==> flow/design.v <==
`timescale 1ns / 1ps
module division_float_32(clock, start, operand1, operand2, result, finish, illegal);
	input clock;  
	input start;  
	input [31:0] operand1, operand2;  
	output reg [31:0] result;  
	output reg finish;  
	output illegal;  
	reg [7:0] exponent;
	reg [23:0] significand1, significand2;
	reg [95:0] temp_operand1, temp_operand2;  
	reg [95:0] sub_result;
	reg [5:0] step;  
	always @(posedge clock) begin  
		if(start) begin
			significand1 = {1'b1, operand1[22:0]};
			significand2 = {1'b1, operand2[22:0]};
			temp_operand1 = {significand1, 24'b0};  
			temp_operand2 = {significand2, 48'b0};  
			finish = 0;
			step = 0;
		end
		if(step == 48) begin  
			sub_result = temp_operand1;  
			exponent = 127 + operand1[30:23] - operand2[30:23];
			if(sub_result[72:48] * 2 > significand2) begin
				sub_result = sub_result + 1;
			end
			if(sub_result[24]) begin
				result[22:0] = sub_result[23:1];
			end else begin
				exponent = exponent - 1;
				result[22:0] = sub_result[22:0];
			end
			if((127 + operand1[30:23]) < operand2[30:23]) begin
				exponent = 0;
			end
			result[31] = operand1[31] ^ operand2[31];
			result[30:23] = exponent;
			if(operand1 == 0) result = 0;
			finish = 1;
		end else begin  
			temp_operand1 = temp_operand1 << 1;  
			if (temp_operand1 >= temp_operand2) temp_operand1 = temp_operand1 - temp_operand2 + 1;
			step = step + 1;  
		end
	end
	assign illegal = (operand2 == 0) ? 1 : 0;  
endmodule
Hand-over note for division_float_32

Step by step through the tools: division_float_32
Each step is given for the RTL above and for the edited RTL. Lines under "unedited" count in the file above, lines under "edited" in the edited file. "change" is "edited" less "unedited", of the values as shown. Operators: Yosys type, input widths -> output width; for muxes data width and select width s. Cell names lack the library's common part. The mark - stands for no value.

Top module: division_float_32. Clock input: clock. Standard-cell library: sky130hd. Timing corner: tt_025C_1v80.

The edit
The edit as a unified diff against the file above. A script made this edit. It changes what the design does and was not meant as an optimisation.

```diff
@@ -9,5 +9,5 @@
 	reg [7:0] exponent;
 	reg [23:0] significand1, significand2;
-	reg [95:0] temp_operand1, temp_operand2;  
+	reg [71:0] temp_operand1, temp_operand2;  
 	reg [95:0] sub_result;
 	reg [5:0] step;  
```

Word-level counts
Counts by Yosys on the flattened word-level netlist (proc, flatten, opt, wreduce; memories kept). Register bits leave out memories and registers merged into their read ports (data or address). Print and check cells are left out. Cells with the same type and inputs are merged into one.

Bit counts: input port bits (unedited 66, edited 66, change 0); flip-flop bits (word level) (unedited 255, edited 207, change -48); output and inout port bits (unedited 34, edited 34, change 0); elaborated cells (unedited 34, edited 34, change 0).

Cells by class: bitwise operators (unedited 1, edited 1, change 0); muxes and demuxes (unedited 12, edited 12, change 0); order comparisons (unedited 3, edited 3, change 0); reduce/logical cells (unedited 3, edited 3, change 0); eq/ne operators (unedited 1, edited 1, change 0); add/sub/neg operators (unedited 7, edited 7, change 0).

Operators with widths: $mux 96 (unedited 4, edited 0, change -4); $mux 72 (unedited 0, edited 4, change +4); $add 96x1->96 const B (unedited 1, edited 0, change -1); $ge 96x96->1 (unedited 1, edited 0, change -1); $gt 26x24->1 (unedited 1, edited 0, change -1); $sub 96x96->96 (unedited 1, edited 0, change -1); $add 72x1->72 const B (unedited 0, edited 1, change +1); $ge 72x72->1 (unedited 0, edited 1, change +1); $gt 25x24->1 (unedited 0, edited 1, change +1); $sub 72x72->72 (unedited 0, edited 1, change +1).

Unchanged operator kinds not shown: 16.

Depth
Longest topological path by Yosys (ltp), each cell counted once; first at word level (registers and memories cut), then after technology mapping (sequential cells cut; the memories' decode and read muxes count).

Logic depth: depth after elaboration (unedited 5, edited 5, change 0); ABC_AREA (unedited 0, edited 0); depth in mapped cells (unedited 24, edited 24, change 0); depth with buffers taken out (unedited 19, edited 17, change -2).

Netlist
Source: synth_stat.txt of the flow (Yosys; design flattened, memories mapped). It holds for the ABC_AREA given above (unset counts as 0); a run with the other value may have another netlist.

Synthesis totals: mapped flip-flops (unedited 254, edited 207, change -47); cells in the netlist (unedited 2658, edited 2113, change -545); sequential area (sq um) (unedited 5405.2, edited 4464.3, change -940.9); buffer cells (unedited 99, edited 81, change -18); chip area (Yosys) (sq um) (unedited 20771.2, edited 16858.7, change -3912.5).

Cells by type: nand2_1 (unedited 312, edited 147, change -165); nor2_1 (unedited 217, edited 142, change -75); a21oi_1 (unedited 215, edited 157, change -58); nand2b_1 (unedited 31, edited 83, change +52); dfxtp_1 (unedited 222, edited 175, change -47); ha_1 (unedited 217, edited 170, change -47); a21boi_0 (unedited 49, edited 4, change -45); o21a_1 (unedited 17, edited 56, change +39); o21ai_1 (unedited 38, edited 2, change -36); o21ai_0 (unedited 141, edited 111, change -30); nor2b_1 (unedited 94, edited 65, change -29); xor2_1 (unedited 56, edited 32, change -24); and3_1 (unedited 11, edited 24, change +13); xnor2_1 (unedited 74, edited 62, change -12); nand4_1 (unedited 44, edited 32, change -12); nand3b_1 (unedited 4, edited 14, change +10); nand3_1 (unedited 53, edited 44, change -9); buf_2 (unedited 19, edited 10, change -9).

Unchanged cell types not shown: 15. Not every row of either side is listed.

Worst setup path after synthesis
Path of least setup slack by OpenSTA after synthesis, without wires, with an ideal clock, recovery checks aside; 20% of the period is set as input and as output delay. Where synthesis merged equal registers, the netlist keeps one of their names.

Timing path after synthesis: kind (unedited input -> register, edited input -> register); start point (unedited input start, edited input start); end point (unedited register temp_operand1[89], edited register temp_operand1[61]); slack (ps) (unedited -7, edited -446, change -439); launch time at the first pin (ps) (unedited 1100, edited 1100, change 0); data required time (ps) (unedited 5378, edited 5359, change -19); arrival time (ps) (unedited 5385, edited 5805, change +420); input delay (ps) (unedited 1100, edited 1100, change 0); stages on the path (unedited 21, edited 21, change 0); delay of the path (ps) (unedited 4407, edited 4846, change +439); setup time (ps) (unedited 122, edited 141, change +19); period (ps) (unedited 5500, edited 5500, change 0); path buffers (unedited 6, edited 7, change +1); synthesis period reached (ps) (unedited 5507, edited 5946, change +439).

"delay of the path" = arrival - input delay + setup time. "stages on the path": output pins that drive a net of the path, with the launching flip-flop's if there is one; two outputs of one cell count as two. "synthesis period reached" is the clock period less the worst setup slack; recovery checks do not enter. This is arithmetic on one report: input and output delays are still those of the set period (20% each). Between the ends stands the longest chain of elaborated cells between them, by number of cells; it is not shown to be the way that was timed. Of several equally long chains one is given. A line is the first line of the expression or statement that the cell stems from. Yosys adds cells for indexed reads and writes and turns some case tables into memories. At most two assigning lines are given for a register; there are more.

Between the ends, after synthesis, unedited:
Cells stage by stage: buf_6 -> buf_6 -> buf_4 -> clkbuf_1 -> buf_1 -> clkbuf_1 -> nand2_1 -> a21boi_0 -> ha_1 -> inv_1 -> fa_1 -> nand2b_1 -> nor3b_1 -> nand2_1 -> nor4_1 -> a211oi_2 -> o31ai_1 -> o221ai_2 -> xnor2_1 -> a221oi_1 -> nor2_1. The figure for length of the longest elaborated chain is 5. The entry for elaborated cells on any way between the ends reads 9. The entry for RTL lines with such cells reads 3. Classes of those cells: 2 x add/sub; 1 x compare; 1 x eq/ne; 5 x mux.

RTL lines, path after synthesis, unedited: from (decl) (line 4) `input start;`; $mux 96 (line 15) `if(start) begin`; $sub 96x96->96 (line 44) `if (temp_operand1 >= temp_operand2) temp_operand1 = temp_operand1 - temp_operand2 + 1;`; $add 96x1->96 (line 44); $mux 96 (line 44); $mux 96 (line 23) `if(step == 48) begin`; to (assign) (line 18) `temp_operand1 = {significand1, 24'b0};`; to (assign) (line 43) `temp_operand1 = temp_operand1 << 1;`; to (decl) (line 11) `reg [95:0] temp_operand1, temp_operand2;`.

Between the ends, after synthesis, edited:
Cells stage by stage: buf_4 -> clkbuf_1 -> buf_2 -> clkbuf_1 -> clkbuf_1 -> clkbuf_1 -> clkbuf_1 -> nand2b_1 -> ha_1 -> inv_1 -> fa_1 -> nor2b_1 -> and3_1 -> nand4_1 -> a21o_1 -> a2111oi_0 -> o2111ai_1 -> and2_1 -> o31ai_2 -> mux2i_1 -> o311ai_0. The figure for length of the longest elaborated chain is 5. The entry for elaborated cells on any way between the ends reads 9. The entry for RTL lines with such cells reads 3. Classes of those cells: 2 x add/sub; 1 x compare; 1 x eq/ne; 5 x mux.

RTL lines, path after synthesis, edited: from (decl) (line 4) `input start;`; $mux 72 (line 15) `if(start) begin`; $sub 72x72->72 (line 44) `if (temp_operand1 >= temp_operand2) temp_operand1 = temp_operand1 - temp_operand2 + 1;`; $add 72x1->72 (line 44); $mux 72 (line 44); $mux 72 (line 23) `if(step == 48) begin`; to (assign) (line 18) `temp_operand1 = {significand1, 24'b0};`; to (assign) (line 43) `temp_operand1 = temp_operand1 << 1;`; to (decl) (line 11) `reg [71:0] temp_operand1, temp_operand2;`.

Path in the finished layout
From the final timing report of the runs of set A: the path of least setup slack in the routed layout; clock arrival at registers is part of the times. The report prints the path's times to 10 ps; the period is as set.

Timing path after layout: kind (unedited input -> register, edited input -> register); start point (unedited input operand2[4], edited input start); end point (unedited register temp_operand1[81], edited register temp_operand1[69]); input delay (ps) (unedited 1010, edited 1010, change 0); slack (ps) (unedited 320, edited 300, change -20); arrival time (ps) (unedited 5210, edited 5230, change +20); setup time (ps) (unedited 110, edited 70, change -40); stages on the path (unedited 16, edited 18, change +2); period (ps) (unedited 5050, edited 5050, change 0); launch time at the first pin (ps) (unedited 1010, edited 1010, change 0); path buffers (unedited 1, edited 3, change +2); data required time (ps) (unedited 5530, edited 5540, change +10).

Between the ends stands the longest chain of elaborated cells between them, by number of cells; it is not shown to be the way that was timed. Of several equally long chains one is given. At most two assigning lines are given for a register; there are more.

Between the ends, after layout, unedited:
Cells stage by stage: clkdlybuf4s50_1 -> nand2_1 -> a21boi_0 -> ha_1 -> inv_1 -> fa_1 -> nor4bb_1 -> nand2_1 -> nor4_1 -> a211oi_2 -> nand2b_1 -> a21boi_2 -> o21ai_1 -> a311oi_1 -> a41oi_1 -> o21ai_1. The figure for length of the longest elaborated chain is 5. The entry for elaborated cells on any way between the ends reads 6. The entry for RTL lines with such cells reads 3. Classes of those cells: 2 x add/sub; 1 x compare; 3 x mux.

RTL lines, path after layout, unedited: from (decl) (line 5) `input [31:0] operand1, operand2;`; $mux 96 (line 15) `if(start) begin`; $sub 96x96->96 (line 44) `if (temp_operand1 >= temp_operand2) temp_operand1 = temp_operand1 - temp_operand2 + 1;`; $add 96x1->96 (line 44); $mux 96 (line 44); $mux 96 (line 23) `if(step == 48) begin`; to (assign) (line 18) `temp_operand1 = {significand1, 24'b0};`; to (assign) (line 43) `temp_operand1 = temp_operand1 << 1;`; to (decl) (line 11) `reg [95:0] temp_operand1, temp_operand2;`.

Between the ends, after layout, edited:
Cells stage by stage: buf_6 -> buf_12 -> mux2i_1 -> inv_1 -> ha_1 -> inv_1 -> fa_1 -> nand2b_1 -> o21ai_0 -> nand4_1 -> o311a_1 -> o311ai_0 -> a21oi_1 -> a211oi_1 -> buf_4 -> o21ai_0 -> nor3b_1 -> o21ai_0. The figure for length of the longest elaborated chain is 5. The entry for elaborated cells on any way between the ends reads 9. The entry for RTL lines with such cells reads 3. Classes of those cells: 2 x add/sub; 1 x compare; 1 x eq/ne; 5 x mux.

RTL lines, path after layout, edited: from (decl) (line 4) `input start;`; $mux 72 (line 15) `if(start) begin`; $sub 72x72->72 (line 44) `if (temp_operand1 >= temp_operand2) temp_operand1 = temp_operand1 - temp_operand2 + 1;`; $add 72x1->72 (line 44); $mux 72 (line 44); $mux 72 (line 23) `if(step == 48) begin`; to (assign) (line 18) `temp_operand1 = {significand1, 24'b0};`; to (assign) (line 43) `temp_operand1 = temp_operand1 << 1;`; to (decl) (line 11) `reg [71:0] temp_operand1, temp_operand2;`.

Measured runs
Both versions went through the flow (Yosys, OpenROAD) with the same settings in each pair. Constraints: input delay and output delay 20% of the set period each, output load 0.01 pF.

Flow settings, set A:
The figure for period_ns is 5.05. The entry for CAP_MARGIN reads 20. CORE_MARGIN: 2. Under CORE_UTILIZATION stands 40. SLEW_MARGIN: 20.

Measured results, set A: final design utilization (%) (unedited 48.5, edited 48.8, change +0.3); power consumption (µW) (unedited 15139, edited 4998, change -10141); worst slack on setup checks (ps) (unedited 322, edited 303, change -19); achieved clock period (ps) (unedited 4728, edited 4747, change +19); smallest hold slack (ps) (unedited 430, edited 444, change +14); die outline area (sq um) (unedited 53766.0, edited 43804.4, change -9961.6); synthesized cell area (sq um) (unedited 20771.2, edited 16858.7, change -3912.5); total negative slack (ps) (unedited 0, edited 0, change 0); area of the standard cells in the finished layout (sq um) (unedited 24898.9, edited 20389.6, change -4509.3).

Flow settings, set B:
Under CELL_PAD_IN_SITES_DETAIL_PLACEMENT stands 0. Under CORE_ASPECT_RATIO stands 1.43. CORE_MARGIN: 10. Under CORE_UTILIZATION stands 49. The entry for CTS_CLUSTER_DIAMETER reads 373. Under CTS_CLUSTER_SIZE stands 77. The entry for GPL_TIMING_DRIVEN reads 0. HOLD_SLACK_MARGIN: -0.08. The figure for PLACE_DENSITY_LB_ADDON is 0.06. The entry for SETUP_SLACK_MARGIN reads 0.62. The figure for period_ns is 5.87. The entry for CAP_MARGIN reads 20. SLEW_MARGIN: 20.

Measured results, set B: final design utilization (%) (unedited 56.0, edited 58.6, change +2.6); worst slack on setup checks (ps) (unedited 671, edited 583, change -88); achieved clock period (ps) (unedited 5199, edited 5287, change +88); smallest hold slack (ps) (unedited 444, edited 457, change +13); die outline area (sq um) (unedited 51156.6, edited 42343.3, change -8813.3); synthesized cell area (sq um) (unedited 20771.2, edited 16858.7, change -3912.5); total negative slack (ps) (unedited 0, edited 0, change 0); area of the standard cells in the finished layout (sq um) (unedited 23568.9, edited 19956.6, change -3612.3).

"achieved clock period" means the clock period less the worst setup slack. The figure is calculated, with input and output delays left at 20% of the set period. "power consumption" is the tool's figure for a default switching activity; nothing was simulated.

End of note.
